==> flow/design.v <==
module distortion_correction #(
    parameter DATA_WIDTH = 16,
    parameter H_RES = 1280,
    parameter V_RES = 720
)(
    input clk,
    input rst_n,
    input [15:0] fx, fy,       
    input [15:0] cx, cy,       
    input [15:0] k1, k2, k3,   
    input valid_params,
    input [DATA_WIDTH-1:0] vin_data,
    input vin_de, vin_vs, vin_hs,
    input [9:0] pixel_x, pixel_y,
    output reg [DATA_WIDTH-1:0] vout_data,
    output reg vout_de, vout_vs, vout_hs,
    input [15:0] ram_rd_data,
    output reg [19:0] ram_rd_addr,
    output reg ram_rd_en
);
    localparam IDLE = 2'b00;
    localparam CALC = 2'b01;
    localparam WAIT = 2'b10;
    localparam OUT  = 2'b11;
    reg [1:0] state, next_state;
    reg signed [15:0] x_norm, y_norm;       
    reg signed [31:0] x2, y2, r2;           
    reg signed [31:0] r4, r6;               
    reg signed [31:0] distortion_factor;    
    reg signed [15:0] x_distorted, y_distorted;   
    reg [9:0] corrected_x, corrected_y;     
    reg [9:0] px_d1, py_d1, px_d2, py_d2;
    reg de_d1, vs_d1, hs_d1;
    reg de_d2, vs_d2, hs_d2;
    reg de_d3, vs_d3, hs_d3;
    reg [2:0] calc_cnt;
    always @(posedge clk or negedge rst_n) begin
        if (!rst_n) begin
            state <= IDLE;
        end else begin
            state <= next_state;
        end
    end
    always @(*) begin
        case (state)
            IDLE: next_state = (vin_de && valid_params) ? CALC : IDLE;
            CALC: next_state = (calc_cnt == 3'd4) ? WAIT : CALC;
            WAIT: next_state = OUT;
            OUT:  next_state = IDLE;
            default: next_state = IDLE;
        endcase
    end
    always @(posedge clk or negedge rst_n) begin
        if (!rst_n) begin
            calc_cnt <= 0;
            x_norm <= 0; y_norm <= 0;
            x2 <= 0; y2 <= 0; r2 <= 0;
            r4 <= 0; r6 <= 0;
            distortion_factor <= 0;
            x_distorted <= 0; y_distorted <= 0;
            corrected_x <= 0; corrected_y <= 0;
        end else begin
            case (state)
                IDLE: begin
                    calc_cnt <= 0;
                    if (vin_de && valid_params) begin
                        x_norm <= (pixel_x - cx);
                        y_norm <= (pixel_y - cy);
                    end
                end
                CALC: begin
                    calc_cnt <= calc_cnt + 1;
                    case (calc_cnt)
                        3'd0: begin
                            x2 <= x_norm * x_norm;
                            y2 <= y_norm * y_norm;
                        end
                        3'd1: begin
                            r2 <= x2 + y2;
                        end
                        3'd2: begin
                            r4 <= (r2 * r2) >> 16;   
                            r6 <= (r2 * r2 * r2) >> 24;
                        end
                        3'd3: begin
                            distortion_factor <= 32'h10000 + 
                                               ((k1 * r2) >> 8) + 
                                               ((k2 * r4) >> 8) + 
                                               ((k3 * r6) >> 8);
                        end
                        3'd4: begin
                            x_distorted <= (x_norm * distortion_factor) >> 16;
                            y_distorted <= (y_norm * distortion_factor) >> 16;
                        end
                    endcase
                end
                WAIT: begin
                    corrected_x <= cx + x_distorted;
                    corrected_y <= cy + y_distorted;
                end
                default: begin
                    calc_cnt <= 0;
                end
            endcase
        end
    end
    wire in_bounds = (corrected_x < H_RES) && (corrected_y < V_RES) && 
                    (corrected_x >= 0) && (corrected_y >= 0);
    always @(posedge clk or negedge rst_n) begin
        if (!rst_n) begin
            px_d1 <= 0; py_d1 <= 0; px_d2 <= 0; py_d2 <= 0;
            de_d1 <= 0; vs_d1 <= 0; hs_d1 <= 0;
            de_d2 <= 0; vs_d2 <= 0; hs_d2 <= 0;
            de_d3 <= 0; vs_d3 <= 0; hs_d3 <= 0;
            ram_rd_addr <= 0;
            ram_rd_en <= 0;
            vout_data <= 0;
            vout_de <= 0; vout_vs <= 0; vout_hs <= 0;
        end else begin
            px_d1 <= pixel_x; py_d1 <= pixel_y;
            px_d2 <= px_d1;   py_d2 <= py_d1;
            de_d1 <= vin_de; vs_d1 <= vin_vs; hs_d1 <= vin_hs;
            de_d2 <= de_d1;  vs_d2 <= vs_d1;  hs_d2 <= hs_d1;
            de_d3 <= de_d2;  vs_d3 <= vs_d2;  hs_d3 <= hs_d2;
            if (state == OUT) begin
                if (valid_params && de_d3 && in_bounds) begin
                    ram_rd_addr <= corrected_y * H_RES + corrected_x;
                    ram_rd_en <= 1'b1;
                end else begin
                    ram_rd_addr <= py_d2 * H_RES + px_d2;
                    ram_rd_en <= de_d3;
                end
            end else begin
                ram_rd_en <= 1'b0;
            end
            vout_data <= ram_rd_data;
            vout_de <= de_d3;
            vout_vs <= vs_d3;
            vout_hs <= hs_d3;
        end
    end
endmodule
Memo
Re: synthesis data of distortion_correction

# Reports on distortion_correction

Tool output for the design above before and after an edit, in the order of the flow.
"original" refers to lines of the RTL above, "edited" to lines of the edited file.
"difference": "edited" minus "original" as printed here.
Operators carry their Yosys type and port widths (W data, S select, Z words).
Library cell names are shortened.
The mark -- stands for no value.

Design top: distortion_correction
Clock port: clk
Standard-cell library: sky130hd
Library corner: tt_025C_1v80

# Diff

The edit as a unified diff against the file above.
A script made this edit; it was not meant as an optimisation.

```diff
@@ -27,5 +27,5 @@
     reg signed [31:0] x2, y2, r2;           
     reg signed [31:0] r4, r6;               
-    reg signed [31:0] distortion_factor;    
+    reg signed [30:0] distortion_factor;    
     reg signed [15:0] x_distorted, y_distorted;   
     reg [9:0] corrected_x, corrected_y;     
```

# Word level

Counts by Yosys on the flattened word-level netlist (proc, flatten, opt, wreduce; memories kept). Register bits leave out memories and registers merged into their read ports (data or address). Print and check cells are left out. Cells with the same type and inputs are merged into one.

Storage and ports:

| what                            | original | edited | difference |
| input bits                      | 170      | 170    | 0 |
| output and inout bits           | 40       | 40     | 0 |
| cells after elaboration         | 87       | 87     | 0 |
| register bits after elaboration | 318      | 317    | -1 |

Operators by class:

| what                             | original | edited | difference |
| $lt $le $gt $ge                  | 4        | 4      | 0 |
| mux-type cells                   | 7        | 7      | 0 |
| reductions and logical operators | 14       | 14     | 0 |
| equality and inequality tests    | 7        | 7      | 0 |
| multipliers                      | 11       | 11     | 0 |
| $add $sub $neg                   | 11       | 11     | 0 |

Operators with widths:

| kind                     | original | edited | difference |
| $mul A16 B32 Y26         | 2        | 0      | -2 |
| $mul A16 B31 Y26         | 0        | 2      | +2 |
| $logic_and A1 B1 Y1      | 6        | 6      | 0 |
| $reduce_and A2 Y1        | 6        | 6      | 0 |
| $mul A16 B16 Y32         | 3        | 3      | 0 |
| $mux W1                  | 3        | 3      | 0 |
| $add A10 B10 Y10         | 2        | 2      | 0 |
| $add A20 B10 Y20         | 2        | 2      | 0 |
| $eq A2 B2 Y1 const B     | 2        | 2      | 0 |
| $eq A3 B2 Y1 const B     | 2        | 2      | 0 |
| $ge A10 B1 Y1 const B    | 2        | 2      | 0 |
| $mul A10 B3 Y12 const B  | 2        | 2      | 0 |
| $mul A32 B32 Y32         | 2        | 2      | 0 |
| $sub A10 B16 Y16         | 2        | 2      | 0 |
| $add A17 B24 Y25 const A | 1        | 1      | 0 |
| $add A25 B24 Y26         | 1        | 1      | 0 |
| $add A26 B16 Y27         | 1        | 1      | 0 |
| $add A3 B1 Y3 const B    | 1        | 1      | 0 |
| $add A32 B32 Y32         | 1        | 1      | 0 |
| $eq A2 B1 Y1 const B     | 1        | 1      | 0 |
| $eq A3 B1 Y1 const B     | 1        | 1      | 0 |
| $eq A3 B3 Y1 const B     | 1        | 1      | 0 |
| $logic_not A2 Y1         | 1        | 1      | 0 |
| $logic_not A3 Y1         | 1        | 1      | 0 |
| $lt A10 B10 Y1 const B   | 1        | 1      | 0 |
| $lt A10 B11 Y1 const B   | 1        | 1      | 0 |
| $mul A16 B32 Y32         | 1        | 1      | 0 |
| $mul A16 B8 Y24          | 1        | 1      | 0 |

Not every row of either side is listed.

# Longest topological paths

Longest topological path by Yosys (ltp), each cell counted once; first at word level (registers and memories cut), then after technology mapping (sequential cells cut; the memories' decode and read muxes count).

Logic depth:

| what                         | original | edited | difference |
| word-level depth             | 7        | 7      | 0 |
| ABC_AREA                     | 0        | 0      | -- |
| mapped depth                 | 66       | 62     | -4 |
| mapped depth without buffers | 64       | 58     | -6 |

# Mapped cells and area

The flow's flattened synthesis, as Yosys stat reports it; memories are mapped. The netlist is that of the ABC_AREA named above (0 if unset); the other value can give another one.

Synthesis totals:

| what                               | original  | edited    | difference |
| cell area after synthesis (um^2)   | 100,422.6 | 100,699.1 | +276.5 |
| cells in the netlist               | 10,930    | 10,973    | +43 |
| sequential part of the area (um^2) | 7,808.7   | 7,808.7   | 0.0 |
| buffers                            | 484       | 492       | +8 |
| mapped flip-flops                  | 312       | 312       | 0 |

Cells by type:

| type     | original | edited | difference |
| nor2_1   | 168      | 144    | -24 |
| inv_1    | 2,785    | 2,768  | -17 |
| nand2_1  | 1,594    | 1,610  | +16 |
| o21ai_0  | 214      | 230    | +16 |
| nor2b_1  | 39       | 55     | +16 |
| xnor2_1  | 342      | 328    | -14 |
| clkbuf_1 | 467      | 479    | +12 |
| xor2_1   | 120      | 130    | +10 |
| nand2b_1 | 85       | 94     | +9 |
| mux2_2   | 58       | 50     | -8 |
| or3_1    | 8        | 16     | +8 |
| a211oi_1 | 8        | 15     | +7 |
| o21ai_1  | 8        | 1      | -7 |
| o211ai_1 | 6        | 13     | +7 |
| nand3_1  | 24       | 29     | +5 |
| xnor2_2  | 6        | 1      | -5 |
| o31a_1   | 1        | 6      | +5 |
| a21oi_1  | 182      | 186    | +4 |

Not every row of either side is listed.

# Worst setup path after synthesis

OpenSTA on the mapped netlist: ideal clock, no wires. The path of least setup slack (recovery checks aside). Input and output delay are each 20% of the period. Register names are those of the netlist, which keeps one name where synthesis merged equal registers.

Path after synthesis:

| what                          | original             | edited               | difference |
| path kind                     | register to register | register to register | -- |
| start point                   | register r2[3]       | register r2[3]       | -- |
| end point                     | register r6[7]       | register r6[7]       | -- |
| setup time (ns)               | 0.130                | 0.077                | -0.053 |
| buffers on the path           | 3                    | 4                    | +1 |
| required time (ns)            | 19.870               | 19.923               | +0.053 |
| setup slack (ns)              | 5.420                | 5.357                | -0.063 |
| stages on the path            | 60                   | 58                   | -2 |
| arrival time (ns)             | 14.450               | 14.566               | +0.116 |
| path delay (ns)               | 14.580               | 14.643               | +0.063 |
| time at the first pin (ns)    | 0.000                | 0.000                | 0.000 |
| clock period (ns)             | 20.0                 | 20.0                 | 0.0 |
| synthesis period reached (ns) | 14.58                | 14.643               | +0.063 |

"path delay" is the arrival time less input delay plus setup time.
"stages on the path": output pins that drive a net of the path, with the launching flip-flop's if there is one; two outputs of one cell count as two.
"synthesis period reached" = period - worst setup slack (recovery checks aside). The figure is calculated, with input and output delays left at 20% of the set period.
The rows between start and end are the longest chain of elaborated cells between them; the timing report does not say that the signal goes this way. Where chains are equally long, one stands for them.
A line is the first line of the expression or statement that the cell stems from. Yosys adds cells for indexed reads and writes and turns some case tables into memories.

On the way, after synthesis, original:
Cell sequence: dfrtp_1 > clkbuf_1 > clkbuf_1 > clkbuf_1 > nand2_1 > fa_1 > inv_1 > fa_1 > inv_1 > fa_1 > inv_1 > fa_1 > ha_1 > ha_1 > inv_1 > fa_1 > fa_1 > inv_1 > (+24 left out) > xnor2_1 > xnor2_1 > xnor2_1 > xnor2_1 > xnor2_1 > xnor2_1 > xnor2_1 > xnor2_1 > xnor2_1 > xnor3_1 > xnor3_1 > xnor2_1 > xnor2_1 > xnor2_1 > xnor2_1 > xnor3_1 > xnor2_1 > o21ai_1
Length of the longest elaborated chain: 2

Ends and longest elaborated chain, after synthesis, original:

| what                          | RTL line | source |
| start: declaration            | 27       | `reg signed [31:0] x2, y2, r2;` |
| start: assignment             | 57       | `x2 <= 0; y2 <= 0; r2 <= 0;` |
| start: assignment             | 79       | `r2 <= x2 + y2;` |
| $mul A32 B32 Y32 (2 in a row) | 83       | `r6 <= (r2 * r2 * r2) >> 24;` |
| end: assignment               | 58       | `r4 <= 0; r6 <= 0;` |
| end: assignment               | 83       |  |

On the way, after synthesis, edited:
Cell sequence: dfrtp_1 > clkbuf_1 > clkbuf_1 > clkbuf_1 > nand2_1 > fa_1 > inv_1 > fa_1 > inv_1 > fa_1 > inv_1 > fa_1 > ha_1 > ha_1 > inv_1 > fa_1 > fa_1 > inv_1 > (+22 left out) > fa_1 > inv_1 > fa_1 > xnor2_1 > xnor2_1 > xnor2_1 > xnor2_1 > xnor3_1 > xnor3_1 > xnor2_2 > xnor3_1 > xnor2_1 > xnor2_1 > xnor3_1 > xnor2_1 > xnor2_1 > xnor3_1 > o21ai_1
Length of the longest elaborated chain: 2

Ends and longest elaborated chain, after synthesis, edited:

| what                          | RTL line | source |
| start: declaration            | 27       | `reg signed [31:0] x2, y2, r2;` |
| start: assignment             | 57       | `x2 <= 0; y2 <= 0; r2 <= 0;` |
| start: assignment             | 79       | `r2 <= x2 + y2;` |
| $mul A32 B32 Y32 (2 in a row) | 83       | `r6 <= (r2 * r2 * r2) >> 24;` |
| end: assignment               | 58       | `r4 <= 0; r6 <= 0;` |
| end: assignment               | 83       |  |

# Path in the finished layout

From the final timing report of each run of pair A: the path of least setup slack in the routed layout; clock arrival at registers is part of the times.

Path post-layout:

| what                       | original             | edited               | difference |
| path kind                  | register to register | register to register | -- |
| start point                | register r2[3]       | register r2[5]       | -- |
| end point                  | register r6[7]       | register r6[7]       | -- |
| arrival time (ns)          | 17.21                | 17.29                | +0.08 |
| setup time (ns)            | 0.13                 | 0.07                 | -0.06 |
| buffers on the path        | 1                    | 1                    | 0 |
| clock period (ns)          | 20.0                 | 20.0                 | 0.0 |
| time at the first pin (ns) | 0.61                 | 0.63                 | +0.02 |
| required time (ns)         | 20.50                | 20.56                | +0.06 |
| setup slack (ns)           | 3.29                 | 3.27                 | -0.02 |
| stages on the path         | 54                   | 53                   | -1 |

The rows between start and end are the longest chain of elaborated cells between them; the timing report does not say that the signal goes this way. Where chains are equally long, one stands for them.

On the way, post-layout, original:
Cell sequence: dfrtp_2 > buf_4 > nand2_1 > fa_1 > inv_1 > fa_1 > fa_1 > inv_1 > fa_1 > fa_1 > inv_1 > fa_1 > inv_1 > fa_1 > fa_1 > inv_1 > ha_1 > inv_1 > (+18 left out) > xnor2_1 > xnor2_1 > xnor2_1 > xnor2_1 > xnor2_1 > xnor2_1 > xnor2_1 > xnor2_1 > xnor2_1 > xnor3_1 > xnor3_1 > xnor2_1 > xnor2_1 > xnor2_1 > xnor2_1 > xnor3_1 > xnor2_1 > o21ai_1
Length of the longest elaborated chain: 2

Ends and longest elaborated chain, post-layout, original:

| what                          | RTL line | source |
| start: declaration            | 27       | `reg signed [31:0] x2, y2, r2;` |
| start: assignment             | 57       | `x2 <= 0; y2 <= 0; r2 <= 0;` |
| start: assignment             | 79       | `r2 <= x2 + y2;` |
| $mul A32 B32 Y32 (2 in a row) | 83       | `r6 <= (r2 * r2 * r2) >> 24;` |
| end: assignment               | 58       | `r4 <= 0; r6 <= 0;` |
| end: assignment               | 83       |  |

On the way, post-layout, edited:
Cell sequence: dfrtp_2 > buf_4 > and2_1 > fa_1 > inv_1 > fa_1 > fa_1 > fa_1 > fa_1 > inv_1 > fa_1 > inv_1 > fa_1 > fa_1 > inv_1 > ha_1 > a2111oi_0 > nand2b_1 > (+17 left out) > fa_1 > inv_1 > fa_1 > xnor2_1 > xnor2_1 > xnor2_1 > xnor2_1 > xnor3_1 > xnor3_1 > xnor2_2 > xnor3_1 > xnor2_1 > xnor2_1 > xnor3_1 > xnor2_1 > xnor2_1 > xnor3_1 > o21ai_1
Length of the longest elaborated chain: 2

Ends and longest elaborated chain, post-layout, edited:

| what                          | RTL line | source |
| start: declaration            | 27       | `reg signed [31:0] x2, y2, r2;` |
| start: assignment             | 57       | `x2 <= 0; y2 <= 0; r2 <= 0;` |
| start: assignment             | 79       | `r2 <= x2 + y2;` |
| $mul A32 B32 Y32 (2 in a row) | 83       | `r6 <= (r2 * r2 * r2) >> 24;` |
| end: assignment               | 58       | `r4 <= 0; r6 <= 0;` |
| end: assignment               | 83       |  |

# Measured runs

Both versions went through the flow (Yosys, OpenROAD) with the same settings in each pair. Constraints: input delay and output delay 20% of the set period each, output load 0.01 pF.

Settings, pair A:
CORE_UTILIZATION: 40
period_ns: 20.0
CAP_MARGIN: 20
CORE_MARGIN: 2
SLEW_MARGIN: 20

Final reports, pair A:

| what                                          | original  | edited    | difference |
| final setup TNS (ns)                          | 0.000     | 0.000     | 0.000 |
| chip area after synthesis (Yosys) (um^2)      | 100,422.6 | 100,699.1 | +276.5 |
| clock period reached (ns)                     | 16.708    | 16.726    | +0.018 |
| worst setup slack after layout (ns)           | 3.292     | 3.274     | -0.018 |
| die area (um^2)                               | 255,081.0 | 255,778.0 | +697.0 |
| utilization after layout                      | 0.43      | 0.428     | -0.002 |
| worst hold slack after layout (ns)            | 0.344     | 0.345     | +0.001 |
| standard-cell area of the final layout (um^2) | 107,003.0 | 107,328.0 | +325.0 |

Settings, pair B:
ABC_AREA: 0
CAP_MARGIN: 25
CELL_PAD_IN_SITES_DETAIL_PLACEMENT: 2
CORE_UTILIZATION: 15
CTS_CLUSTER_SIZE: 96
GPL_TIMING_DRIVEN: 0
MIN_ROUTING_LAYER: met2
PLACE_DENSITY_LB_ADDON: 0.09
period_ns: 21.0
CORE_MARGIN: 2
SLEW_MARGIN: 20

Final reports, pair B:

| what                                          | original  | edited    | difference |
| final setup TNS (ns)                          | 0.000     | 0.000     | 0.000 |
| chip area after synthesis (Yosys) (um^2)      | 100,422.6 | 100,699.1 | +276.5 |
| clock period reached (ns)                     | 20.610    | 19.484    | -1.126 |
| worst setup slack after layout (ns)           | 0.390     | 1.516     | +1.126 |
| die area (um^2)                               | 676,046.0 | 677,897.0 | +1,851.0 |
| utilization after layout                      | 0.176     | 0.176     | 0.000 |
| worst hold slack after layout (ns)            | 0.339     | 0.347     | +0.008 |
| standard-cell area of the final layout (um^2) | 117,344.0 | 117,753.0 | +409.0 |

"clock period reached" = clock period - worst setup slack. The figure is calculated, with input and output delays left at 20% of the set period.
